==> flow/design.v <==
module SR16(
    input                   clk,
    input                   rst_n,
    input [11:0]             in_r,  
    input [11:0]             in_i,  
    output [11:0]            out_r, 
    output [11:0]            out_i  
);
                    parameter LENGTH = 16;
    integer i;
    reg [11:0] r_bus [LENGTH-1:0];
    reg [11:0] i_bus [LENGTH-1:0];
    assign out_r = r_bus[0];
    assign out_i = i_bus[0];
    always@ (posedge clk or negedge rst_n) begin
        if(!rst_n) begin
            for(i = 0; i < LENGTH; i = i+1) begin
                r_bus[i] <= 0;
                i_bus[i] <= 0;
            end
        end
        else begin
            r_bus[LENGTH-1] <= in_r;
            i_bus[LENGTH-1] <= in_i;
            for(i = 0; i < (LENGTH-1); i = i+1) begin
                r_bus[i] <= r_bus[i+1];
                i_bus[i] <= i_bus[i+1];
            end
        end
    end
endmodule
module SR8(
    input                   clk,
    input                   rst_n,
    input [14:0]            in_r,
    input [14:0]            in_i,
    output [14:0]           out_r,
    output [14:0]           out_i
);
                    parameter LENGTH = 8;
    integer i;
    reg [14:0] r_bus [LENGTH-1:0];
    reg [14:0] i_bus [LENGTH-1:0];
    assign out_r = r_bus[0];
    assign out_i = i_bus[0];
    always@ (posedge clk or negedge rst_n) begin
        if(!rst_n) begin
            for(i = 0; i < LENGTH; i = i+1) begin
                r_bus[i] <= 0;
                i_bus[i] <= 0;
            end
        end
        else begin
            r_bus[LENGTH-1] <= in_r;
            i_bus[LENGTH-1] <= in_i;
            for(i = 0; i < (LENGTH-1); i = i+1) begin
                r_bus[i] <= r_bus[i+1];
                i_bus[i] <= i_bus[i+1];
            end
        end
    end
endmodule
module SR4(
    input                   clk,
    input                   rst_n,
    input [15:0]            in_r,
    input [15:0]            in_i,
    output [15:0]           out_r,
    output [15:0]           out_i
);
                    parameter LENGTH = 4;
    integer i;
    reg [15:0] r_bus [LENGTH-1:0];
    reg [15:0] i_bus [LENGTH-1:0];
    assign out_r = r_bus[0];
    assign out_i = i_bus[0];
    always@ (posedge clk or negedge rst_n) begin
        if(!rst_n) begin
            for(i = 0; i < LENGTH; i = i+1) begin
                r_bus[i] <= 0;
                i_bus[i] <= 0;
            end
        end
        else begin
            r_bus[LENGTH-1] <= in_r;
            i_bus[LENGTH-1] <= in_i;
            for(i = 0; i < (LENGTH-1); i = i+1) begin
                r_bus[i] <= r_bus[i+1];
                i_bus[i] <= i_bus[i+1];
            end
        end
    end
endmodule
module SR2(
    input                   clk,
    input                   rst_n,
    input [16:0]            in_r,
    input [16:0]            in_i,
    output [16:0]           out_r,
    output [16:0]           out_i
);
                    parameter LENGTH = 2;
    integer i;
    reg [16:0] r_bus [LENGTH-1:0];
    reg [16:0] i_bus [LENGTH-1:0];
    assign out_r = r_bus[0];
    assign out_i = i_bus[0];
    always@ (posedge clk or negedge rst_n) begin
        if(!rst_n) begin
            for(i = 0; i < LENGTH; i = i+1) begin
                r_bus[i] <= 0;
                i_bus[i] <= 0;
            end
        end
        else begin
            r_bus[LENGTH-1] <= in_r;
            i_bus[LENGTH-1] <= in_i;
            for(i = 0; i < (LENGTH-1); i = i+1) begin
                r_bus[i] <= r_bus[i+1];
                i_bus[i] <= i_bus[i+1];
            end
        end
    end
endmodule
module SR1(
    input                   clk,
    input                   rst_n,
    input [17:0]            in_r,
    input [17:0]            in_i,
    output [17:0]           out_r,
    output [17:0]           out_i
);
                    parameter LENGTH = 1;
    integer i;
    reg [17:0] r_bus [LENGTH-1:0];
    reg [17:0] i_bus [LENGTH-1:0];
    assign out_r = r_bus[0];
    assign out_i = i_bus[0];
    always@ (posedge clk or negedge rst_n) begin
        if(!rst_n) begin
            for(i = 0; i < LENGTH; i = i+1) begin
                r_bus[i] <= 0;
                i_bus[i] <= 0;
            end
        end
        else begin
            r_bus[LENGTH-1] <= in_r;
            i_bus[LENGTH-1] <= in_i;
            for(i = 0; i < (LENGTH-1); i = i+1) begin
                r_bus[i] <= r_bus[i+1];
                i_bus[i] <= i_bus[i+1];
            end
        end
    end
endmodule
module CTRL16(
    input                       clk,
    input                       rst_n,
    input                       valid_i,
    input signed [10:0]          data_in_r,  
    input signed [10:0]          data_in_i,  
    output reg                  valid_o,         
    output reg [1:0]            state,
    output reg signed [10:0]     data_out_r,  
    output reg signed [10:0]     data_out_i,  
    output reg signed [7:0]     WN_r,
    output reg signed [7:0]     WN_i
);
    parameter IDLE      = 2'b00;
    parameter FIRST     = 2'b01;
    parameter SECOND    = 2'b10;
    parameter WAITING   = 2'b11;
    reg [8:0] count, next_count;
    reg [1:0] next_state;
    reg next_valid_o;
    always@(*) begin
        next_count = count;
        next_state = state;
        next_valid_o = valid_o;
        case(state)
            IDLE: begin
                next_count = 0;
                if(valid_i) begin
                    next_state = WAITING;
                    next_count = 1;
                end
            end
            WAITING: begin
                next_count = count + 1;
                if(count == 16) begin
                    next_state = FIRST;
                    next_valid_o = 1;
                end
            end
            FIRST: begin
                next_count = count + 1;
                if(count == 32) begin
                    next_state = SECOND;
                end
            end
            SECOND: begin
                next_count = count + 1;
                if(count == 48) begin
                    if(valid_i) begin
                        next_state = FIRST;
                        next_count = 17;
                    end
                    else begin
                        next_state = IDLE;
                        next_count = 0;
                        next_valid_o = 0;
                    end
                end
            end
        endcase
    end
    always@(*) begin
        case(count)
            33: begin
                WN_r = 8'b01000000;
                WN_i = 8'b00000000;
            end
            34: begin
                WN_r = 8'b00111110;
                WN_i = 8'b11110011;
            end
            35: begin
                WN_r = 8'b00111011;
                WN_i = 8'b11100111;
            end
            36: begin
                WN_r = 8'b00110101;
                WN_i = 8'b11011100;
            end
            37: begin
                WN_r = 8'b00101101;
                WN_i = 8'b11010010;
            end
            38: begin
                WN_r = 8'b00100011;
                WN_i = 8'b11001010;
            end
            39: begin
                WN_r = 8'b00011000;
                WN_i = 8'b11000100;
            end
            40: begin
                WN_r = 8'b00001100;
                WN_i = 8'b11000001;
            end
            41: begin
                WN_r = 8'b00000000;
                WN_i = 8'b11000000;
            end
            42: begin
                WN_r = 8'b11110011;
                WN_i = 8'b11000001;
            end
            43: begin
                WN_r = 8'b11100111;
                WN_i = 8'b11000100;
            end
            44: begin
                WN_r = 8'b11011100;
                WN_i = 8'b11001010;
            end
            45: begin
                WN_r = 8'b11010010;
                WN_i = 8'b11010010;
            end
            46: begin
                WN_r = 8'b11001010;
                WN_i = 8'b11011100;
            end
            47: begin
                WN_r = 8'b11000100;
                WN_i = 8'b11100111;
            end
            48: begin
                WN_r = 8'b11000001;
                WN_i = 8'b11110011;
            end
            default: begin
                WN_r = 8'b00000000;
                WN_i = 8'b00000000;
            end
        endcase
    end
    always@(posedge clk or negedge rst_n) begin
        if(!rst_n) begin
            state <= IDLE;
            count <= 0;
            data_out_r <= 0;
            data_out_i <= 0;
            valid_o <= 0;
        end
        else begin
            state <= next_state;
            count <= next_count;
            data_out_r <= data_in_r;
            data_out_i <= data_in_i;
            valid_o <= next_valid_o;
        end
    end
endmodule
module CTRL8(
    input                       clk,
    input                       rst_n,
    input                       valid_i,
    input signed [13:0]         data_in_r,
    input signed [13:0]         data_in_i,
    output reg                  valid_o,         
    output reg [1:0]            state,
    output reg signed [13:0]    data_out_r,
    output reg signed [13:0]    data_out_i,
    output reg signed [7:0]     WN_r,
    output reg signed [7:0]     WN_i
);
    parameter IDLE      = 2'b00;
    parameter FIRST     = 2'b01;
    parameter SECOND    = 2'b10;
    parameter WAITING   = 2'b11;
    reg [8:0] count, next_count;
    reg [1:0] next_state;
    reg next_valid_o;
    always@(*) begin
        next_count = count;
        next_state = state;
        next_valid_o = valid_o;
        case(state)
            IDLE: begin
                next_count = 0;
                if(valid_i) begin
                    next_state = WAITING;
                    next_count = 1;
                end
            end
            WAITING: begin
                next_count = count + 1;
                if(count == 8) begin
                    next_state = FIRST;
                    next_valid_o = 1;
                end
            end
            FIRST: begin
                next_count = count + 1;
                if(count == 16) begin
                    next_state = SECOND;
                end
            end
            SECOND: begin
                next_count = count + 1;
                if(count == 24) begin
                    if(valid_i) begin
                        next_state = FIRST;
                        next_count = 9;
                    end
                    else begin
                        next_state = IDLE;
                        next_count = 0;
                        next_valid_o = 0;
                    end
                end
            end
        endcase
    end
    always@(*) begin
        case(count)
            17: begin
                WN_r = 8'b01000000;
                WN_i = 8'b00000000;
            end
            18: begin
                WN_r = 8'b00111011;
                WN_i = 8'b11100111;
            end
            19: begin
                WN_r = 8'b00101101;
                WN_i = 8'b11010010;
            end
            20: begin
                WN_r = 8'b00011000;
                WN_i = 8'b11000100;
            end
            21: begin
                WN_r = 8'b00000000;
                WN_i = 8'b11000000;
            end
            22: begin
                WN_r = 8'b11100111;
                WN_i = 8'b11000100;
            end
            23: begin
                WN_r = 8'b11010010;
                WN_i = 8'b11010010;
            end
            24: begin
                WN_r = 8'b11000100;
                WN_i = 8'b11100111;
            end
            default: begin
                WN_r = 8'b00000000;
                WN_i = 8'b00000000;
            end
        endcase
    end
    always@(posedge clk or negedge rst_n) begin
        if(!rst_n) begin
            state <= IDLE;
            count <= 0;
            data_out_r <= 0;
            data_out_i <= 0;
            valid_o <= 0;
        end
        else begin
            state <= next_state;
            count <= next_count;
            data_out_r <= data_in_r;
            data_out_i <= data_in_i;
            valid_o <= next_valid_o;
        end
    end
endmodule
module CTRL4(
    input                       clk,
    input                       rst_n,
    input                       valid_i,
    input signed [14:0]         data_in_r,
    input signed [14:0]         data_in_i,
    output reg                  valid_o,         
    output reg [1:0]            state,
    output reg signed [14:0]    data_out_r,
    output reg signed [14:0]    data_out_i,
    output reg [7:0]            WN_r,
    output reg [7:0]            WN_i
);
    parameter IDLE      = 2'b00;
    parameter FIRST     = 2'b01;
    parameter SECOND    = 2'b10;
    parameter WAITING   = 2'b11;
    parameter ZERO      = 2'b00;
    parameter ONE       = 2'b01;
    parameter TWO       = 2'b10;
    parameter THREE     = 2'b11;
    reg [8:0] count, next_count;
    reg [1:0] next_state;
    reg next_valid_o;
    always@(*) begin
        next_count = count;
        next_state = state;
        next_valid_o = valid_o;
        case(state)
            IDLE: begin
                next_count = 0;
                if(valid_i) begin
                    next_state = WAITING;
                    next_count = 1;
                end
            end
            WAITING: begin
                next_count = count + 1;
                if(count == 4) begin
                    next_state = FIRST;
                    next_valid_o = 1;
                end
            end
            FIRST: begin
                next_count = count + 1;
                if(count == 8) begin
                    next_state = SECOND;
                end
            end
            SECOND: begin
                next_count = count + 1;
                if(count == 12) begin
                    if(valid_i) begin
                        next_state = FIRST;
                        next_count = 5;
                    end
                    else begin
                        next_state = IDLE;
                        next_count = 0;
                        next_valid_o = 0;
                    end
                end
            end
        endcase
    end
    always@(*) begin
        case(count)
            9: begin
                WN_r = 8'b01000000;
                WN_i = 8'b00000000;
            end
            10: begin
                WN_r = 8'b00101101;
                WN_i = 8'b11010010;
            end
            11: begin
                WN_r = 8'b00000000;
                WN_i = 8'b11000000;
            end
            12: begin
                WN_r = 8'b11010010;
                WN_i = 8'b11010010;
            end
            default: begin
                WN_r = 8'b00000000;
                WN_i = 8'b00000000;
            end
        endcase
    end
    always@(posedge clk or negedge rst_n) begin
        if(!rst_n) begin
            state <= IDLE;
            count <= 0;
            data_out_r <= 0;
            data_out_i <= 0;
            valid_o <= 0;
        end
        else begin
            state <= next_state;
            count <= next_count;
            data_out_r <= data_in_r;
            data_out_i <= data_in_i;
            valid_o <= next_valid_o;
        end
    end
endmodule
module CTRL2(
    input                       clk,
    input                       rst_n,
    input                       valid_i,
    input signed [15:0]         data_in_r,
    input signed [15:0]         data_in_i,
    output reg                  valid_o,         
    output reg [1:0]            state,
    output reg signed [15:0]    data_out_r,
    output reg signed [15:0]    data_out_i,
    output reg [1:0]            WN
);
    parameter IDLE      = 2'b00;
    parameter FIRST     = 2'b01;
    parameter SECOND    = 2'b10;
    parameter WAITING   = 2'b11;
    parameter ZERO      = 2'b00;
    parameter ONE       = 2'b01;
    parameter TWO       = 2'b10;
    parameter THREE     = 2'b11;
    reg [8:0] count, next_count;
    reg [1:0] next_state;
    reg next_valid_o;
    always@(*) begin
        next_count = count;
        next_state = state;
        next_valid_o = valid_o;
        case(state)
            IDLE: begin
                next_count = 0;
                if(valid_i) begin
                    next_state = WAITING;
                    next_count = 1;
                end
            end
            WAITING: begin
                next_count = count + 1;
                if(count == 2) begin
                    next_state = FIRST;
                    next_valid_o = 1;
                end
            end
            FIRST: begin
                next_count = count + 1;
                if(count == 4) begin
                    next_state = SECOND;
                end
            end
            SECOND: begin
                next_count = count + 1;
                if(count == 6) begin
                    if(valid_i) begin
                        next_state = FIRST;
                        next_count = 3;
                    end
                    else begin
                        next_state = IDLE;
                        next_count = 0;
                        next_valid_o = 0;
                    end
                end
            end
        endcase
    end
    always@(*) begin
        case(count)
            5:      WN = ZERO;  
            6:      WN = ONE;   
            default: WN = ZERO;
        endcase
    end
    always@(posedge clk or negedge rst_n) begin
        if(!rst_n) begin
            state <= IDLE;
            count <= 0;
            data_out_r <= 0;
            data_out_i <= 0;
            valid_o <= 0;
        end
        else begin
            state <= next_state;
            count <= next_count;
            data_out_r <= data_in_r;
            data_out_i <= data_in_i;
            valid_o <= next_valid_o;
        end
    end
endmodule
module CTRL1(
    input                       clk,
    input                       rst_n,
    input                       valid_i,
    input signed [16:0]         data_in_r,
    input signed [16:0]         data_in_i,
    output reg                  valid_o,         
    output reg [1:0]            state,
    output reg signed [16:0]    data_out_r,
    output reg signed [16:0]    data_out_i
);
    parameter IDLE      = 2'b00;
    parameter FIRST     = 2'b01;
    parameter SECOND    = 2'b10;
    parameter WAITING   = 2'b11;
    reg [8:0] count, next_count;
    reg [1:0] next_state;
    reg next_valid_o;
    always@(*) begin
        next_count = count;
        next_state = state;
        next_valid_o = valid_o;
        case(state)
            IDLE: begin
                next_count = 0;
                if(valid_i) begin
                    next_state = WAITING;
                    next_count = 1;
                end
            end
            WAITING: begin
                next_count = count + 1;
                if(count == 1) begin
                    next_state = FIRST;
                    next_valid_o = 1;
                end
            end
            FIRST: begin
                next_count = count + 1;
                if(count == 2) begin
                    next_state = SECOND;
                end
            end
            SECOND: begin
                next_count = count + 1;
                if(count == 3) begin
                    if(valid_i) begin
                        next_state = FIRST;
                        next_count = 2;
                    end
                    else begin
                        next_state = IDLE;
                        next_count = 0;
                        next_valid_o = 0;
                    end
                end
            end
        endcase
    end
    always@(posedge clk or negedge rst_n) begin
        if(!rst_n) begin
            state <= IDLE;
            count <= 0;
            data_out_r <= 0;
            data_out_i <= 0;
            valid_o <= 0;
        end
        else begin
            state <= next_state;
            count <= next_count;
            data_out_r <= data_in_r;
            data_out_i <= data_in_i;
            valid_o <= next_valid_o;
        end
    end
endmodule
module BUTTERFLY_R2_1(
    input [1:0]                 state,
    input signed [10:0]          A_r,
    input signed [10:0]          A_i,
    input signed [11:0]          B_r,
    input signed [11:0]          B_i,
    input signed [7:0]          WN_r,
    input signed [7:0]          WN_i,
    output reg signed [13:0]    out_r,
    output reg signed [13:0]    out_i,
    output reg signed [11:0]     SR_r,
    output reg signed [11:0]     SR_i
);
    parameter IDLE      = 2'b00;
    parameter FIRST     = 2'b01;
    parameter SECOND    = 2'b10;
    parameter WAITING   = 2'b11;
    wire signed [19:0] mul13, mul24, mul14, mul23;
    wire signed [20:0] tempA, tempB;
    wire signed [11:0] A_ext_r, A_ext_i;
    wire signed [12:0] ApB_r, ApB_i;
    wire signed [12:0] AmB_r, AmB_i;
    assign A_ext_r = {A_r[10], A_r};
    assign A_ext_i = {A_i[10], A_i};
    assign ApB_r = A_ext_r + B_r;
    assign ApB_i = A_ext_i + B_i;
    assign AmB_r = B_r - A_ext_r;
    assign AmB_i = B_i - A_ext_i;
    assign mul13 = B_r * WN_r;
    assign mul24 = B_i * WN_i;
    assign mul14 = B_r * WN_i;
    assign mul23 = B_i * WN_r;
    assign tempA = mul13 - mul24;
    assign tempB = mul14 + mul23;
    always@(*) begin
        case(state)          
            IDLE: begin
                out_r = 0;
                out_i = 0;
                SR_r = 0;
                SR_i = 0;
            end
            WAITING: begin
                out_r = 0;
                out_i = 0;
                SR_r = A_ext_r;
                SR_i = A_ext_i;
            end
            FIRST: begin
                out_r = {ApB_r[12:0], 1'b0};
                out_i = {ApB_i[12:0], 1'b0};
                SR_r = AmB_r[11:0];  
                SR_i = AmB_i[11:0];
            end
            SECOND: begin
                out_r = {tempA[18:5]};
                out_i = {tempB[18:5]};
                SR_r = A_ext_r;
                SR_i = A_ext_i;
            end
            default: begin
                out_r = 0;
                out_i = 0;
                SR_r = 0;
                SR_i = 0;
            end
        endcase
    end
endmodule
module BUTTERFLY_R2_2(
    input [1:0]                 state,
    input signed [13:0]         A_r,
    input signed [13:0]         A_i,
    input signed [14:0]         B_r,
    input signed [14:0]         B_i,
    input signed [7:0]          WN_r,
    input signed [7:0]          WN_i,
    output reg signed [14:0]    out_r,
    output reg signed [14:0]    out_i,
    output reg signed [14:0]    SR_r,
    output reg signed [14:0]    SR_i
);
    parameter IDLE      = 2'b00;
    parameter FIRST     = 2'b01;
    parameter SECOND    = 2'b10;
    parameter WAITING   = 2'b11;
    wire signed [22:0] mul13, mul24, mul14, mul23;
    wire signed [23:0] tempA, tempB;
    assign mul13 = B_r * WN_r;
    assign mul24 = B_i * WN_i;
    assign mul14 = B_r * WN_i;
    assign mul23 = B_i * WN_r;
    assign tempA = mul13 - mul24;
    assign tempB = mul14 + mul23;
    always@(*) begin
        case(state)          
            IDLE: begin
                out_r = 0;
                out_i = 0;
                SR_r = 0;
                SR_i = 0;
            end
            WAITING: begin
                out_r = 0;
                out_i = 0;
                SR_r = {A_r[13], A_r};
                SR_i = {A_i[13], A_i};
            end
            FIRST: begin
                out_r = $signed({A_r[13], A_r}) + B_r;
                out_i = $signed({A_i[13], A_i}) + B_i;
                SR_r = B_r - $signed({A_r[13], A_r});  
                SR_i = B_i - $signed({A_i[13], A_i});
            end
            SECOND: begin
                out_r = tempA[20:6];
                out_i = tempB[20:6];
                SR_r = {A_r[13], A_r};
                SR_i = {A_i[13], A_i};
            end
            default: begin
                out_r = 0;
                out_i = 0;
                SR_r = 0;
                SR_i = 0;
            end
        endcase
    end
endmodule
module BUTTERFLY_R2_3(
    input [1:0]                 state,
    input signed [14:0]         A_r,
    input signed [14:0]         A_i,
    input signed [15:0]         B_r,
    input signed [15:0]         B_i,
    input signed [7:0]          WN_r,
    input signed [7:0]          WN_i,
    output reg signed [15:0]    out_r,
    output reg signed [15:0]    out_i,
    output reg signed [15:0]    SR_r,
    output reg signed [15:0]    SR_i
);
    parameter IDLE      = 2'b00;
    parameter FIRST     = 2'b01;
    parameter SECOND    = 2'b10;
    parameter WAITING   = 2'b11;
    parameter ZERO      = 2'b00;
    parameter ONE       = 2'b01;
    parameter TWO       = 2'b10;
    parameter THREE     = 2'b11;
    wire signed [23:0] mul13, mul24, mul14, mul23;
    wire signed [24:0] tempA, tempB;
    assign mul13 = B_r * WN_r;
    assign mul24 = B_i * WN_i;
    assign mul14 = B_r * WN_i;
    assign mul23 = B_i * WN_r;
    assign tempA = mul13 - mul24;
    assign tempB = mul14 + mul23;
    always@(*) begin
        case(state)          
            IDLE: begin
                out_r = 0;
                out_i = 0;
                SR_r = 0;
                SR_i = 0;
            end
            WAITING: begin
                out_r = 0;
                out_i = 0;
                SR_r = {A_r[14], A_r};
                SR_i = {A_i[14], A_i};
            end
            FIRST: begin
                out_r = $signed({A_r[14], A_r}) + B_r;
                out_i = $signed({A_i[14], A_i}) + B_i;
                SR_r = B_r - $signed({A_r[14], A_r});  
                SR_i = B_i - $signed({A_i[14], A_i});
            end
            SECOND: begin
                out_r = tempA[21:6];
                out_i = tempB[21:6];
                SR_r = {A_r[14], A_r};
                SR_i = {A_i[14], A_i};
            end
            default: begin
                out_r = 0;
                out_i = 0;
                SR_r = 0;
                SR_i = 0;
            end
        endcase
    end
endmodule
module BUTTERFLY_R2_4(
    input [1:0]                 state,
    input signed [15:0]         A_r,
    input signed [15:0]         A_i,
    input signed [16:0]         B_r,
    input signed [16:0]         B_i,
    input [1:0]                 WN,
    output reg signed [16:0]    out_r,
    output reg signed [16:0]    out_i,
    output reg signed [16:0]    SR_r,
    output reg signed [16:0]    SR_i
);
    parameter IDLE      = 2'b00;
    parameter FIRST     = 2'b01;
    parameter SECOND    = 2'b10;
    parameter WAITING   = 2'b11;
    parameter ZERO      = 2'b00;
    parameter ONE       = 2'b01;
    parameter TWO       = 2'b10;
    parameter THREE     = 2'b11;
    wire [16:0] B_r_neg;
    assign B_r_neg = ~B_r + 1;
    always@(*) begin
        case(state)          
            IDLE: begin
                out_r = 0;
                out_i = 0;
                SR_r = 0;
                SR_i = 0;
            end
            WAITING: begin
                out_r = 0;
                out_i = 0;
                SR_r = {A_r[15], A_r};
                SR_i = {A_i[15], A_i};
            end
            FIRST: begin
                out_r = $signed({A_r[15], A_r}) + B_r;
                out_i = $signed({A_i[15], A_i}) + B_i;
                SR_r = B_r - $signed({A_r[15], A_r});  
                SR_i = B_i - $signed({A_i[15], A_i});
            end
            SECOND: begin
                case(WN)
                    ZERO: begin
                        out_r = B_r;
                        out_i = B_i;
                    end
                    ONE: begin
                        out_r = B_i;
                        out_i = B_r_neg;
                    end
                    default: begin
                        out_r = B_r;
                        out_i = B_i;
                    end
                endcase
                SR_r = {A_r[15], A_r};
                SR_i = {A_i[15], A_i};
            end
            default: begin
                out_r = 0;
                out_i = 0;
                SR_r = 0;
                SR_i = 0;
            end
        endcase
    end
endmodule
module BUTTERFLY_R2_5(
    input [1:0]                 state,
    input signed [16:0]         A_r,
    input signed [16:0]         A_i,
    input signed [17:0]         B_r,
    input signed [17:0]         B_i,
    output reg signed [16:0]    out_r,
    output reg signed [16:0]    out_i,
    output reg signed [17:0]    SR_r,
    output reg signed [17:0]    SR_i
);
    parameter IDLE      = 2'b00;
    parameter FIRST     = 2'b01;
    parameter SECOND    = 2'b10;
    parameter WAITING   = 2'b11;
    always@(*) begin
        case(state)          
            IDLE: begin
                out_r = 0;
                out_i = 0;
                SR_r = 0;
                SR_i = 0;
            end
            WAITING: begin
                out_r = 0;
                out_i = 0;
                SR_r = {A_r[16], A_r};
                SR_i = {A_i[16], A_i};
            end
            FIRST: begin
                out_r = $signed({A_r[16], A_r}) + B_r[17:0];
                out_i = $signed({A_i[16], A_i}) + B_i[17:0];
                SR_r = B_r - $signed({A_r[16], A_r});  
                SR_i = B_i - $signed({A_i[16], A_i});
            end
            SECOND: begin
                out_r = B_r[16:0];
                out_i = B_i[16:0];
                SR_r = {A_r[16], A_r};
                SR_i = {A_i[16], A_i};
            end
            default: begin
                out_r = 0;
                out_i = 0;
                SR_r = 0;
                SR_i = 0;
            end
        endcase
    end
endmodule
module STAGE1(
    input                   clk,
    input                   rst_n,
    input                   valid_i,
    input signed [10:0]      data_in_r,
    input signed [10:0]      data_in_i,
    output                  valid_o,
    output signed [13:0]    data_out_r,
    output signed [13:0]    data_out_i
);
    reg  [10:0] data_in_r_r, data_in_i_r;
    reg  valid_i_r;
    wire [1:0] state_bus;
    wire [7:0] WN_r_bus, WN_i_bus;
    wire [11:0] SR_r_bus, SR_i_bus;
    wire [11:0] FB_r_bus, FB_i_bus;
    wire [10:0] data_r_bus, data_i_bus;
    CTRL16 Control_unit(
        .clk(clk),
        .rst_n(rst_n),
        .valid_i(valid_i_r),
        .data_in_r(data_in_r_r),
        .data_in_i(data_in_i_r),
        .valid_o(valid_o),
        .state(state_bus),
        .data_out_r(data_r_bus),
        .data_out_i(data_i_bus),
        .WN_r(WN_r_bus),
        .WN_i(WN_i_bus)
    );
    SR16 shiftregister(
        .clk(clk),
        .rst_n(rst_n),
        .in_r(SR_r_bus),
        .in_i(SR_i_bus),
        .out_r(FB_r_bus),
        .out_i(FB_i_bus)
    );
    BUTTERFLY_R2_1 butterfly(
        .state(state_bus),
        .A_r(data_r_bus),
        .A_i(data_i_bus),
        .B_r(FB_r_bus),
        .B_i(FB_i_bus),
        .WN_r(WN_r_bus),
        .WN_i(WN_i_bus),
        .out_r(data_out_r),
        .out_i(data_out_i),
        .SR_r(SR_r_bus),
        .SR_i(SR_i_bus)
    );
    always@(posedge clk or negedge rst_n) begin
        if(!rst_n) begin
            data_in_r_r <= 0;
            data_in_i_r <= 0;
            valid_i_r <= 0;
        end
        else begin
            data_in_r_r <= data_in_r;
            data_in_i_r <= data_in_i;
            valid_i_r <= valid_i;
        end
    end
endmodule
module STAGE2(
    input                   clk,
    input                   rst_n,
    input                   valid_i,
    input signed [13:0]     data_in_r,
    input signed [13:0]     data_in_i,
    output                  valid_o,
    output signed [14:0]    data_out_r,
    output signed [14:0]    data_out_i
);
    reg  [13:0] data_in_r_r, data_in_i_r;
    reg  valid_i_r;
    wire [1:0] state_bus;
    wire [7:0] WN_r_bus, WN_i_bus;
    wire [14:0] SR_r_bus, SR_i_bus;
    wire [14:0] FB_r_bus, FB_i_bus;
    wire [13:0] data_r_bus, data_i_bus;
    CTRL8 Control_unit(
        .clk(clk),
        .rst_n(rst_n),
        .valid_i(valid_i_r),
        .data_in_r(data_in_r_r),
        .data_in_i(data_in_i_r),
        .valid_o(valid_o),
        .state(state_bus),
        .data_out_r(data_r_bus),
        .data_out_i(data_i_bus),
        .WN_r(WN_r_bus),
        .WN_i(WN_i_bus)
    );
    SR8 shiftregister(
        .clk(clk),
        .rst_n(rst_n),
        .in_r(SR_r_bus),
        .in_i(SR_i_bus),
        .out_r(FB_r_bus),
        .out_i(FB_i_bus)
    );
    BUTTERFLY_R2_2 butterfly(
        .state(state_bus),
        .A_r(data_r_bus),
        .A_i(data_i_bus),
        .B_r(FB_r_bus),
        .B_i(FB_i_bus),
        .WN_r(WN_r_bus),
        .WN_i(WN_i_bus),
        .out_r(data_out_r),
        .out_i(data_out_i),
        .SR_r(SR_r_bus),
        .SR_i(SR_i_bus)
    );
    always@(posedge clk or negedge rst_n) begin
        if(!rst_n) begin
            data_in_r_r <= 0;
            data_in_i_r <= 0;
            valid_i_r <= 0;
        end
        else begin
            data_in_r_r <= data_in_r;
            data_in_i_r <= data_in_i;
            valid_i_r <= valid_i;
        end
    end
endmodule
module STAGE3(
    input                   clk,
    input                   rst_n,
    input                   valid_i,
    input signed [14:0]     data_in_r,
    input signed [14:0]     data_in_i,
    output                  valid_o,
    output signed [15:0]    data_out_r,
    output signed [15:0]    data_out_i
);
    reg  [14:0] data_in_r_r, data_in_i_r;
    reg  valid_i_r;
    wire [1:0] state_bus;
    wire [7:0] WN_r_bus, WN_i_bus;
    wire [15:0] SR_r_bus, SR_i_bus;
    wire [15:0] FB_r_bus, FB_i_bus;
    wire [14:0] data_r_bus, data_i_bus;
    CTRL4 Control_unit(
        .clk(clk),
        .rst_n(rst_n),
        .valid_i(valid_i_r),
        .data_in_r(data_in_r_r),
        .data_in_i(data_in_i_r),
        .valid_o(valid_o),
        .state(state_bus),
        .data_out_r(data_r_bus),
        .data_out_i(data_i_bus),
        .WN_r(WN_r_bus),
        .WN_i(WN_i_bus)
    );
    SR4 shiftregister(
        .clk(clk),
        .rst_n(rst_n),
        .in_r(SR_r_bus),
        .in_i(SR_i_bus),
        .out_r(FB_r_bus),
        .out_i(FB_i_bus)
    );
    BUTTERFLY_R2_3 butterfly(
        .state(state_bus),
        .A_r(data_r_bus),
        .A_i(data_i_bus),
        .B_r(FB_r_bus),
        .B_i(FB_i_bus),
        .WN_r(WN_r_bus),
        .WN_i(WN_i_bus),
        .out_r(data_out_r),
        .out_i(data_out_i),
        .SR_r(SR_r_bus),
        .SR_i(SR_i_bus)
    );
    always@(posedge clk or negedge rst_n) begin
        if(!rst_n) begin
            data_in_r_r <= 0;
            data_in_i_r <= 0;
            valid_i_r <= 0;
        end
        else begin
            data_in_r_r <= data_in_r;
            data_in_i_r <= data_in_i;
            valid_i_r <= valid_i;
        end
    end
endmodule
module STAGE4(
    input                   clk,
    input                   rst_n,
    input                   valid_i,
    input signed [15:0]     data_in_r,
    input signed [15:0]     data_in_i,
    output                  valid_o,
    output signed [16:0]    data_out_r,
    output signed [16:0]    data_out_i
);
    reg  [15:0] data_in_r_r, data_in_i_r;
    reg  valid_i_r;
    wire [1:0] state_bus;
    wire [1:0] WN;
    wire [16:0] SR_r_bus, SR_i_bus;
    wire [16:0] FB_r_bus, FB_i_bus;
    wire [15:0] data_r_bus, data_i_bus;
    CTRL2 Control_unit(
        .clk(clk),
        .rst_n(rst_n),
        .valid_i(valid_i_r),
        .data_in_r(data_in_r_r),
        .data_in_i(data_in_i_r),
        .valid_o(valid_o),
        .state(state_bus),
        .data_out_r(data_r_bus),
        .data_out_i(data_i_bus),
        .WN(WN)
    );
    SR2 shiftregister(
        .clk(clk),
        .rst_n(rst_n),
        .in_r(SR_r_bus),
        .in_i(SR_i_bus),
        .out_r(FB_r_bus),
        .out_i(FB_i_bus)
    );
    BUTTERFLY_R2_4 butterfly(
        .state(state_bus),
        .A_r(data_r_bus),
        .A_i(data_i_bus),
        .B_r(FB_r_bus),
        .B_i(FB_i_bus),
        .WN(WN),
        .out_r(data_out_r),
        .out_i(data_out_i),
        .SR_r(SR_r_bus),
        .SR_i(SR_i_bus)
    );
    always@(posedge clk or negedge rst_n) begin
        if(!rst_n) begin
            data_in_r_r <= 0;
            data_in_i_r <= 0;
            valid_i_r <= 0;
        end
        else begin
            data_in_r_r <= data_in_r;
            data_in_i_r <= data_in_i;
            valid_i_r <= valid_i;
        end
    end
endmodule
module STAGE5(
    input                   clk,
    input                   rst_n,
    input                   valid_i,
    input signed [16:0]     data_in_r,
    input signed [16:0]     data_in_i,
    output                  valid_o,
    output signed [16:0]    data_out_r,
    output signed [16:0]    data_out_i
);
    reg  [16:0] data_in_r_r, data_in_i_r;
    reg  valid_i_r;
    wire [1:0] state_bus;
    wire [17:0] SR_r_bus, SR_i_bus;
    wire [17:0] FB_r_bus, FB_i_bus;
    wire [16:0] data_r_bus, data_i_bus;
    CTRL1 Control_unit(
        .clk(clk),
        .rst_n(rst_n),
        .valid_i(valid_i_r),
        .data_in_r(data_in_r_r),
        .data_in_i(data_in_i_r),
        .valid_o(valid_o),
        .state(state_bus),
        .data_out_r(data_r_bus),
        .data_out_i(data_i_bus)
    );
    SR1 shiftregister(
        .clk(clk),
        .rst_n(rst_n),
        .in_r(SR_r_bus),
        .in_i(SR_i_bus),
        .out_r(FB_r_bus),
        .out_i(FB_i_bus)
    );
    BUTTERFLY_R2_5 butterfly(
        .state(state_bus),
        .A_r(data_r_bus),
        .A_i(data_i_bus),
        .B_r(FB_r_bus),
        .B_i(FB_i_bus),
        .out_r(data_out_r),
        .out_i(data_out_i),
        .SR_r(SR_r_bus),
        .SR_i(SR_i_bus)
    );
    always@(posedge clk or negedge rst_n) begin
        if(!rst_n) begin
            data_in_r_r <= 0;
            data_in_i_r <= 0;
            valid_i_r <= 0;
        end
        else begin
            data_in_r_r <= data_in_r;
            data_in_i_r <= data_in_i;
            valid_i_r <= valid_i;
        end
    end
endmodule
module SORTING(
    clk,
    rst_n,
    start_sorting,
    out_r,
    out_i,
    answer,
    seq
);
input                 clk, rst_n, start_sorting;
input  [16:0]         out_r;
input  [16:0]         out_i;
output [16:0]         answer;
output reg            seq;
integer i, j;
reg [8:0] count, next_count;
reg next_finish;
reg [16:0] answer_moved;
reg start, next_start;
reg [16:0] result[0:63];
reg [16:0] next_result_r[0:31];
reg [16:0] next_result_i[0:31];
assign answer = answer_moved;
always@(*) begin
    next_count = count;
    next_finish = seq;
    next_start = start;
    if(start_sorting || start) begin
        next_count = count + 1; 
        next_start = 1;
    end
    case(count)
        32: answer_moved = result[0];
        33: answer_moved = result[1];
        34: answer_moved = result[2];
        35: answer_moved = result[3];
        36: answer_moved = result[4];
        37: answer_moved = result[5];
        38: answer_moved = result[6];
        39: answer_moved = result[7];
        40: answer_moved = result[8];
        41: answer_moved = result[9];
        42: answer_moved = result[10];
        43: answer_moved = result[11];
        44: answer_moved = result[12];
        45: answer_moved = result[13];
        46: answer_moved = result[14];
        47: answer_moved = result[15];
        48: answer_moved = result[16];
        49: answer_moved = result[17];
        50: answer_moved = result[18];
        51: answer_moved = result[19];
        52: answer_moved = result[20];
        53: answer_moved = result[21];
        54: answer_moved = result[22];
        55: answer_moved = result[23];
        56: answer_moved = result[24];
        57: answer_moved = result[25];
        58: answer_moved = result[26];
        59: answer_moved = result[27];
        60: answer_moved = result[28];
        61: answer_moved = result[29];
        62: answer_moved = result[30];
        63: answer_moved = result[31];
        64: answer_moved = result[32];
        65: answer_moved = result[33];
        66: answer_moved = result[34];
        67: answer_moved = result[35];
        68: answer_moved = result[36];
        69: answer_moved = result[37];
        70: answer_moved = result[38];
        71: answer_moved = result[39];
        72: answer_moved = result[40];
        73: answer_moved = result[41];
        74: answer_moved = result[42];
        75: answer_moved = result[43];
        76: answer_moved = result[44];
        77: answer_moved = result[45];
        78: answer_moved = result[46];
        79: answer_moved = result[47];
        80: answer_moved = result[48];
        81: answer_moved = result[49];
        82: answer_moved = result[50];
        83: answer_moved = result[51];
        84: answer_moved = result[52];
        85: answer_moved = result[53];
        86: answer_moved = result[54];
        87: answer_moved = result[55];
        88: answer_moved = result[56];
        89: answer_moved = result[57];
        90: answer_moved = result[58];
        91: answer_moved = result[59];
        92: answer_moved = result[60];
        93: answer_moved = result[61];
        94: answer_moved = result[62];
        95: answer_moved = result[63];
        default: begin
            answer_moved = 0;
        end    
    endcase
    if(count == 31) next_finish = 1;
    if(count == 95) begin
        next_finish = 0;
        next_start = 0;
        next_count = 0;
    end
end
always@(*) begin
    for (i = 0; i < 32; i = i+1) begin
        next_result_r[i] = result[i];
        next_result_i[i] = result[i+32];
    end
    case(count)
        0 : begin
            if(start_sorting) begin
                next_result_r[0] = out_r;
                next_result_i[0] = out_i;
            end
        end
        1 : begin
            next_result_r[16] = out_r;
            next_result_i[16] = out_i;
        end
        2 : begin
            next_result_r[8] = out_r;
            next_result_i[8] = out_i;
        end
        3 : begin
            next_result_r[24] = out_r;
            next_result_i[24] = out_i;
        end
        4 : begin
            next_result_r[4] = out_r;
            next_result_i[4] = out_i;
        end
        5 : begin
            next_result_r[20] = out_r;
            next_result_i[20] = out_i;
        end
        6 : begin
            next_result_r[12] = out_r;
            next_result_i[12] = out_i;
        end
        7 : begin
            next_result_r[28] = out_r;
            next_result_i[28] = out_i;
        end
        8 : begin
            next_result_r[2] = out_r;
            next_result_i[2] = out_i;
        end
        9 : begin
            next_result_r[18] = out_r;
            next_result_i[18] = out_i;
        end
        10 : begin
            next_result_r[10] = out_r;
            next_result_i[10] = out_i;
        end
        11 : begin
            next_result_r[26] = out_r;
            next_result_i[26] = out_i;
        end
        12 : begin
            next_result_r[6] = out_r;
            next_result_i[6] = out_i;
        end
        13 : begin
            next_result_r[22] = out_r;
            next_result_i[22] = out_i;
        end
        14 : begin
            next_result_r[14] = out_r;
            next_result_i[14] = out_i;
        end
        15 : begin
            next_result_r[30] = out_r;
            next_result_i[30] = out_i;
        end
        16 : begin
            next_result_r[1] = out_r;
            next_result_i[1] = out_i;
        end
        17 : begin
            next_result_r[17] = out_r;
            next_result_i[17] = out_i;
        end
        18 : begin
            next_result_r[9] = out_r;
            next_result_i[9] = out_i;
        end
        19 : begin
            next_result_r[25] = out_r;
            next_result_i[25] = out_i;
        end
        20 : begin
            next_result_r[5] = out_r;
            next_result_i[5] = out_i;
        end
        21 : begin
            next_result_r[21] = out_r;
            next_result_i[21] = out_i;
        end
        22 : begin
            next_result_r[13] = out_r;
            next_result_i[13] = out_i;
        end
        23 : begin
            next_result_r[29] = out_r;
            next_result_i[29] = out_i;
        end
        24 : begin
            next_result_r[3] = out_r;
            next_result_i[3] = out_i;
        end
        25 : begin
            next_result_r[19] = out_r;
            next_result_i[19] = out_i;
        end
        26 : begin
            next_result_r[11] = out_r;
            next_result_i[11] = out_i;
        end
        27 : begin
            next_result_r[27] = out_r;
            next_result_i[27] = out_i;
        end
        28 : begin
            next_result_r[7] = out_r;
            next_result_i[7] = out_i;
        end
        29 : begin
            next_result_r[23] = out_r;
            next_result_i[23] = out_i;
        end
        30 : begin
            next_result_r[15] = out_r;
            next_result_i[15] = out_i;
        end
        31 : begin
            next_result_r[31] = out_r;
            next_result_i[31] = out_i;
        end
        default: begin
            for (i = 0; i < 32; i = i+1) begin
                next_result_r[i] = result[i];
                next_result_i[i] = result[i+32];
            end
        end
    endcase
end
always@(posedge clk or negedge rst_n) begin
    if(!rst_n)begin
        count <= 0;
        seq <= 0;
        start <= 0;
        for (i = 0; i < 32; i = i+1) begin
            result[i] <= 0;
            result[i+32] <= 0;
        end
    end
    else begin
        count <= next_count;
        seq <= next_finish;
        start <= next_start;
        for (i = 0; i < 32; i = i+1) begin
            result[i] <= next_result_r[i];
            result[i+32] <= next_result_i[i];
        end
    end
end
endmodule
module FFT(
    input                   clk,
    input                   rst_n,
    input                   valid_i,
    input signed [10:0]      x_r,
    output                  finish,
    output signed [16:0]    answer
);
    wire [0:3] valid_o_bus;
    wire [13:0] data_r_bus_1, data_i_bus_1;
    wire [14:0] data_r_bus_2, data_i_bus_2;
    wire [15:0] data_r_bus_3, data_i_bus_3;
    wire [16:0] data_r_bus_4, data_i_bus_4;
    wire [16:0] X_r, X_i;
    wire         done;
    STAGE1 stg1(
        .clk(clk),
        .rst_n(rst_n),
        .valid_i(valid_i),
        .data_in_r(x_r),
        .data_in_i(11'd0),
        .valid_o(valid_o_bus[0]),
        .data_out_r(data_r_bus_1),
        .data_out_i(data_i_bus_1)
    );
    STAGE2 stg2(
        .clk(clk),
        .rst_n(rst_n),
        .valid_i(valid_o_bus[0]),
        .data_in_r(data_r_bus_1),
        .data_in_i(data_i_bus_1),
        .valid_o(valid_o_bus[1]),
        .data_out_r(data_r_bus_2),
        .data_out_i(data_i_bus_2)
    );
    STAGE3 stg3(
        .clk(clk),
        .rst_n(rst_n),
        .valid_i(valid_o_bus[1]),
        .data_in_r(data_r_bus_2),
        .data_in_i(data_i_bus_2),
        .valid_o(valid_o_bus[2]),
        .data_out_r(data_r_bus_3),
        .data_out_i(data_i_bus_3)
    );
    STAGE4 stg4(
        .clk(clk),
        .rst_n(rst_n),
        .valid_i(valid_o_bus[2]),
        .data_in_r(data_r_bus_3),
        .data_in_i(data_i_bus_3),
        .valid_o(valid_o_bus[3]),
        .data_out_r(data_r_bus_4),
        .data_out_i(data_i_bus_4)
    );
    STAGE5 stg5(
        .clk(clk),
        .rst_n(rst_n),
        .valid_i(valid_o_bus[3]),
        .data_in_r(data_r_bus_4),
        .data_in_i(data_i_bus_4),
        .valid_o(done),
        .data_out_r(X_r),
        .data_out_i(X_i)
    );
    SORTING sort(
        .clk(clk),
        .rst_n(rst_n),
        .start_sorting(done),
        .out_r(X_r),
        .out_i(X_i),
        .answer(answer),
        .seq(finish)
);
endmodule
==> Reports on FFT <==
Tool output for the design above before and after an edit, in the order of the flow.
"orig" refers to lines of the RTL above, "edited" to lines of the edited file.
"delta": "edited" minus "orig" as printed here.
Cell names lack the library's common part.
{ "design": {"design": "FFT", "clock": "clk", "lib": "sky130hd", "pvt_corner": "tt_025C_1v80"} }

==> The edit <==
The edit as a unified diff against the file above.
The edited RTL no longer does the same as the RTL above: the edit was made by script, with no optimisation intended.
begin of diff
@@ -1146,5 +1146,5 @@
     wire [1:0] state_bus;
     wire [7:0] WN_r_bus, WN_i_bus;
-    wire [15:0] SR_r_bus, SR_i_bus;
+    wire [14:0] SR_r_bus, SR_i_bus;
     wire [15:0] FB_r_bus, FB_i_bus;
     wire [14:0] data_r_bus, data_i_bus;
end of diff

==> Word level <==
Source: Yosys, flattened and elaborated. Widths are those after wreduce. Registers that Yosys merges into a memory's read port (data or address) are not register bits. Print and check cells do not count.
Yosys's memory passes give these memory sizes; they may raise the number of words (mostly to a power of two), join words into wider ones and drop unused or constant bits.
{ "word_totals": {"columns": ["item", "orig", "edited", "delta"], "rows": [
  ["reg_bits", 2290, 2282, -8],
  ["rom_bits", 1504, 1504, 0],
  ["mem_count", 2, 2, 0],
  ["input_bits", 14, 14, 0],
  ["output_inout_bits", 18, 18, 0]
]} }
{ "mem_list": {"columns": ["item", "orig", "edited"], "rows": [
  ["mem_shapes", "64x16 r1 w0; 32x15 r1 w0", "64x16 r1 w0; 32x15 r1 w0"]
]} }
{ "classes": {"columns": ["item", "orig", "edited", "delta"], "rows": [
  ["addsub", 31, 31, 0],
  ["n_mul", 12, 12, 0],
  ["equal", 154, 154, 0],
  ["muxes", 104, 104, 0],
  ["bitwise", 6, 6, 0],
  ["n_reduce_logical", 44, 44, 0]
]} }
{ "ops": {"columns": ["operator", "orig", "edited", "delta"], "rows": [
  ["15-bit case mux with 3-bit select", 4, 6, 2],
  ["16-bit case mux with 3-bit select", 4, 2, -2],
  ["16-bit by 15-bit subtractor with 16-bit output", 2, 0, -2],
  ["15-bit subtractor", 0, 2, 2]
]} }
Operator kinds equal on both sides are left out: 62.

==> Logic depth <==
Depth = most cells in a row (Yosys ltp): at word level without a register or memory, in the mapped netlist without a sequential cell, where the memories' decode and read muxes count.
{ "depth": {"columns": ["item", "orig", "edited", "delta"], "rows": [
  ["depth_word", 6, 6, 0],
  ["ABC_AREA", "0", "0", null],
  ["mapped_depth", 31, 31, 0],
  ["mapped_depth_nobuf", 30, 29, -1]
]} }

==> Mapped cells and area <==
Source: synth_stat.txt of the flow (Yosys; design flattened, memories mapped). It holds for the ABC_AREA given above (unset counts as 0); a run with the other value may have another netlist.
{ "types": {"columns": ["cell_type", "orig", "edited", "delta"], "rows": [
  ["a22oi_1", 282, 227, -55],
  ["a21oi_1", 320, 266, -54],
  ["o31ai_1", 80, 42, -38],
  ["mux2i_1", 25, 61, 36],
  ["fa_1", 1065, 1030, -35],
  ["a22o_1", 139, 173, 34],
  ["nor3_1", 118, 92, -26],
  ["o21ai_0", 1258, 1282, 24],
  ["nand2_1", 1764, 1787, 23],
  ["o21ai_1", 3, 21, 18],
  ["ha_1", 723, 738, 15],
  ["o22ai_1", 65, 51, -14],
  ["or3_1", 48, 34, -14],
  ["xnor2_1", 318, 305, -13],
  ["a221oi_1", 136, 148, 12],
  ["xor2_1", 125, 113, -12],
  ["nand3_1", 111, 122, 11],
  ["buf_1", 25, 15, -10]
]} }
Cell types equal on both sides are left out: 12.
The list need not be complete.
{ "mapped": {"columns": ["item", "orig", "edited", "delta"], "rows": [
  ["cell_count", 13070, 12994, -76],
  ["yosys_area_um2", 133276.6, 132407.0, -869.6],
  ["seqArea_um2", 57511.4, 57311.2, -200.2],
  ["ffs", 2298, 2290, -8]
]} }
By module: a second synthesis without flattening, with its own total; a netlist apart from the flattened one above.
{ "unflattened": {"columns": ["item", "orig", "edited", "delta"], "rows": [
  ["hier_cells", 13020, 13021, 1],
  ["hier_area_um2", 145203.0, 145206.8, 3.8]
]} }
Rows give one instance, submodules left out.
{ "by_module_orig": {"columns": ["module", "instances", "cells", "area_um2"], "rows": [
  ["SORTING", 1, 3490, 47862.2],
  ["BUTTERFLY_R2_3", 1, 2374, 20095.5],
  ["BUTTERFLY_R2_2", 1, 2265, 19119.6],
  ["BUTTERFLY_R2_1", 1, 1887, 16060.4],
  ["SR16", 1, 384, 9609.2],
  ["SR8", 1, 240, 6005.8],
  ["BUTTERFLY_R2_4", 1, 719, 4712.0],
  ["BUTTERFLY_R2_5", 1, 663, 4294.1],
  ["SR4", 1, 128, 3203.1],
  ["SR2", 1, 68, 1701.6],
  ["CTRL8", 1, 134, 1650.3],
  ["CTRL16", 1, 157, 1612.8],
  ["CTRL1", 1, 106, 1567.8],
  ["CTRL4", 1, 121, 1562.7]
]} }
orig: Further modules, not shown: 8.
{ "by_module_edited": {"columns": ["module", "instances", "cells", "area_um2"], "rows": [
  ["SORTING", 1, 3490, 47862.2],
  ["BUTTERFLY_R2_3", 1, 2374, 20095.5],
  ["BUTTERFLY_R2_2", 1, 2265, 19119.6],
  ["BUTTERFLY_R2_1", 1, 1887, 16060.4],
  ["SR16", 1, 384, 9609.2],
  ["SR8", 1, 240, 6005.8],
  ["BUTTERFLY_R2_4", 1, 719, 4712.0],
  ["BUTTERFLY_R2_5", 1, 663, 4294.1],
  ["SR4", 1, 128, 3203.1],
  ["SR2", 1, 68, 1701.6],
  ["CTRL8", 1, 134, 1650.3],
  ["CTRL16", 1, 157, 1612.8],
  ["CTRL1", 1, 106, 1567.8],
  ["CTRL4", 1, 121, 1562.7]
]} }
edited: Further modules, not shown: 8.

==> Worst setup path after synthesis <==
OpenSTA on the mapped netlist: ideal clock, no wires. The path of least setup slack (recovery checks aside). Input and output delay are each 20% of the period. Register names are those of the netlist, which keeps one name where synthesis merged equal registers.
{ "synth_timing": {"columns": ["item", "orig", "edited", "delta"], "rows": [
  ["path_type", "reg2reg", "reg2reg", null],
  ["start", "register stg2.Control_unit.count[5]", "register stg1.Control_unit.count[1]", null],
  ["end", "register stg3.data_in_i_r[14]", "register stg2.data_in_i_r[11]", null],
  ["period_ns", 10.0, 10.0, 0.0],
  ["launch_ns", 0.000, 0.000, 0.000],
  ["arrival_time_ns", 7.451, 7.365, -0.086],
  ["required_ns", 9.879, 9.878, -0.001],
  ["setup_slack_ns", 2.428, 2.514, 0.086],
  ["delay_ns", 7.572, 7.487, -0.085],
  ["stages", 24, 29, 5],
  ["path_buffers", 3, 3, 0],
  ["synth_period_reached_ns", 7.572, 7.486, -0.086]
]} }
"delay_ns" = arrival - input delay + setup time.
"stages" counts driving pins, that of a launching flip-flop among them; a cell with two outputs on the path counts twice.
"synth_period_reached_ns" = period - worst setup slack (recovery checks aside). The figure is calculated, with input and output delays left at 20% of the set period.
Between the ends stands the longest chain of elaborated cells between them, by number of cells; it is not shown to be the way that was timed. Of several equally long chains one is given.
Each line given opens the expression or statement behind the cell; cells for indexed reads and writes are added by Yosys, which also makes memories of some case tables.
The chain passes a memory read, where the word-level depth is cut; so it can be longer than that depth.
{ "synth_via_orig": {"cell_sequence": "dfrtp_1 or4_4 or2_2 clkbuf_1 a21oi_1 clkbuf_1 clkbuf_1 nand2_1 fa_1 fa_1 inv_1 fa_1 fa_1 fa_1 fa_1 ha_1 a21o_1 a21oi_1 nor4b_1 o32ai_2 o41a_2 a311o_2 xnor2_1 a22o_1", "elab_chain_cells": 5, "cone_cells": 6, "lines_between": 5} }
{ "synth_lines_orig": {"columns": ["item", "line", "source"], "rows": [
  ["start: declaration", 323, "reg [8:0] count, next_count;"],
  ["start: assignment", 410, "count <= 0;"],
  ["start: assignment", 417, "count <= next_count;"],
  ["4-bit zero test", 368, "case(count)"],
  ["16-bit two-way mux", 368, null],
  ["15-bit by 8-bit multiplier with 21-bit output", 784, "assign mul14 = B_r * WN_i;"],
  ["21-bit adder", 787, "assign tempB = mul14 + mul23;"],
  ["15-bit case mux with 3-bit select", 789, "case(state)"],
  ["end: assignment", 1188, "data_in_i_r <= 0;"],
  ["end: assignment", 1193, "data_in_i_r <= data_in_i;"],
  ["end: declaration", 1144, "reg  [14:0] data_in_r_r, data_in_i_r;"]
]} }
{ "synth_via_edited": {"cell_sequence": "dfrtp_1 clkbuf_1 inv_1 ha_1 or3b_2 a21oi_2 o41ai_2 inv_1 clkbuf_1 clkbuf_1 nand2_1 fa_1 fa_1 fa_1 inv_1 fa_1 fa_1 inv_1 fa_1 inv_1 ha_1 a21o_1 a21oi_1 o21ai_1 a31oi_1 o21ai_1 o21a_1 or3_1 a32o_1", "elab_chain_cells": 5, "cone_cells": 6, "lines_between": 5} }
{ "synth_lines_edited": {"columns": ["item", "line", "source"], "rows": [
  ["start: declaration", 173, "reg [8:0] count, next_count;"],
  ["start: assignment", 292, "count <= 0;"],
  ["start: assignment", 299, "count <= next_count;"],
  ["memory 64 x 16 bit", 218, "case(count)"],
  ["16-bit two-way mux", 218, null],
  ["12-bit by 8-bit multiplier with 19-bit output", 724, "assign mul14 = B_r * WN_i;"],
  ["19-bit adder", 727, "assign tempB = mul14 + mul23;"],
  ["14-bit case mux with 3-bit select", 729, "case(state)"],
  ["end: assignment", 1124, "data_in_i_r <= 0;"],
  ["end: assignment", 1129, "data_in_i_r <= data_in_i;"],
  ["end: declaration", 1080, "reg  [13:0] data_in_r_r, data_in_i_r;"]
]} }

==> Timing after layout <==
Path of least setup slack in the final report of the runs of pair A (OpenROAD, finished layout, wires in). Where an end is a register, its clock arrival counts in the times.
{ "layout_timing": {"columns": ["item", "orig", "edited", "delta"], "rows": [
  ["path_type", "reg2reg", "reg2reg", null],
  ["start", "register stg2.Control_unit.count[5]", "register stg1.Control_unit.count[1]", null],
  ["end", "register stg3.data_in_i_r[14]", "register stg2.data_in_i_r[11]", null],
  ["period_ns", 8.83, 8.83, 0.00],
  ["launch_ns", 0.84, 0.91, 0.07],
  ["arrival_time_ns", 9.20, 9.07, -0.13],
  ["required_ns", 9.61, 9.63, 0.02],
  ["setup_slack_ns", 0.41, 0.56, 0.15],
  ["stages", 24, 28, 4],
  ["path_buffers", 1, 1, 0]
]} }
Between the ends stands the longest chain of elaborated cells between them, by number of cells; it is not shown to be the way that was timed. Of several equally long chains one is given.
The chain passes a memory read, where the word-level depth is cut; so it can be longer than that depth.
{ "layout_via_orig": {"cell_sequence": "dfrtp_1 nor4_1 nand2_1 a21o_1 a21oi_2 buf_4 nand2_1 fa_1 inv_1 fa_1 fa_1 fa_1 fa_1 inv_1 fa_1 inv_1 ha_1 a21oi_1 nor4b_1 o32ai_2 o41a_2 a311o_2 xnor2_1 a22o_1", "elab_chain_cells": 5, "cone_cells": 6, "lines_between": 5} }
{ "layout_lines_orig": {"columns": ["item", "line", "source"], "rows": [
  ["start: declaration", 323, "reg [8:0] count, next_count;"],
  ["start: assignment", 410, "count <= 0;"],
  ["start: assignment", 417, "count <= next_count;"],
  ["4-bit zero test", 368, "case(count)"],
  ["16-bit two-way mux", 368, null],
  ["15-bit by 8-bit multiplier with 21-bit output", 784, "assign mul14 = B_r * WN_i;"],
  ["21-bit adder", 787, "assign tempB = mul14 + mul23;"],
  ["15-bit case mux with 3-bit select", 789, "case(state)"],
  ["end: assignment", 1188, "data_in_i_r <= 0;"],
  ["end: assignment", 1193, "data_in_i_r <= data_in_i;"],
  ["end: declaration", 1144, "reg  [14:0] data_in_r_r, data_in_i_r;"]
]} }
{ "layout_via_edited": {"cell_sequence": "dfrtp_1 inv_1 ha_1 or3b_2 a21oi_2 o21ai_1 buf_4 inv_1 or2_2 nand2_1 fa_1 fa_1 inv_1 fa_1 fa_1 fa_1 inv_1 fa_1 inv_1 ha_1 a21o_1 a21oi_1 o21ai_1 a31oi_1 o21ai_1 o21a_1 or3_1 a32o_1", "elab_chain_cells": 5, "cone_cells": 6, "lines_between": 5} }
{ "layout_lines_edited": {"columns": ["item", "line", "source"], "rows": [
  ["start: declaration", 173, "reg [8:0] count, next_count;"],
  ["start: assignment", 292, "count <= 0;"],
  ["start: assignment", 299, "count <= next_count;"],
  ["memory 64 x 16 bit", 218, "case(count)"],
  ["16-bit two-way mux", 218, null],
  ["12-bit by 8-bit multiplier with 19-bit output", 724, "assign mul14 = B_r * WN_i;"],
  ["19-bit adder", 727, "assign tempB = mul14 + mul23;"],
  ["14-bit case mux with 3-bit select", 729, "case(state)"],
  ["end: assignment", 1124, "data_in_i_r <= 0;"],
  ["end: assignment", 1129, "data_in_i_r <= data_in_i;"],
  ["end: declaration", 1080, "reg  [13:0] data_in_r_r, data_in_i_r;"]
]} }

==> Flow runs <==
Runs of the flow (Yosys, OpenROAD) on both versions; the two runs of a pair have the same settings. The constraints put input and output delay at 20% of the set period each and load the outputs with 0.01 pF.
{ "flow_settings_pair_A": {"period_ns": 8.83, "CAP_MARGIN": 20, "CORE_MARGIN": 2, "CORE_UTILIZATION": 40, "SLEW_MARGIN": 20} }
{ "results_pair_A": {"columns": ["item", "orig", "edited", "delta"], "rows": [
  ["synth_area_um2", 133276.6, 132407.0, -869.6],
  ["design.die.area_um2", 337823.0, 335635.0, -2188.0],
  ["finish.stdcell_area_um2", 147604.0, 146841.0, -763.0],
  ["layout_utilization_pct", 44.6, 44.5, -0.1],
  ["timing.setup.ws_ns", 0.414, 0.563, 0.149],
  ["final_setup_tns_ns", 0.000, 0.000, 0.000],
  ["final_hold_ws_ns", 0.197, 0.244, 0.047],
  ["total_power_uw", 21460, 21438, -22],
  ["clock_period_reached_ns", 8.416, 8.267, -0.149]
]} }
{ "flow_settings_pair_B": {"CAP_MARGIN": 25, "CELL_PAD_IN_SITES_DETAIL_PLACEMENT": 0, "CORE_ASPECT_RATIO": 0.59, "CORE_MARGIN": 5, "CORE_UTILIZATION": 67, "CTS_CLUSTER_SIZE": 13, "PLACE_DENSITY": 0.69, "SETUP_SLACK_MARGIN": 1.75, "SLEW_MARGIN": 20, "period_ns": 10.0} }
{ "results_pair_B": {"columns": ["item", "orig", "edited", "delta"], "rows": [
  ["synth_area_um2", 133276.6, 132407.0, -869.6],
  ["design.die.area_um2", 208251.0, 206925.0, -1326.0],
  ["finish.stdcell_area_um2", 144043.0, 142584.0, -1459.0],
  ["layout_utilization_pct", 73.0, 72.5, -0.5],
  ["timing.setup.ws_ns", 1.743, 1.769, 0.026],
  ["final_setup_tns_ns", 0.000, 0.000, 0.000],
  ["final_hold_ws_ns", 0.308, 0.263, -0.045],
  ["total_power_uw", 17389, 17239, -150],
  ["clock_period_reached_ns", 8.257, 8.231, -0.026]
]} }
"clock_period_reached_ns": clock period set for the run, less the worst setup slack. It is reckoned from that one timing run; input and output delays stay at 20% of the period that was set.
"total_power_uw": no workload was simulated; the value follows from the tool's default switching activity.
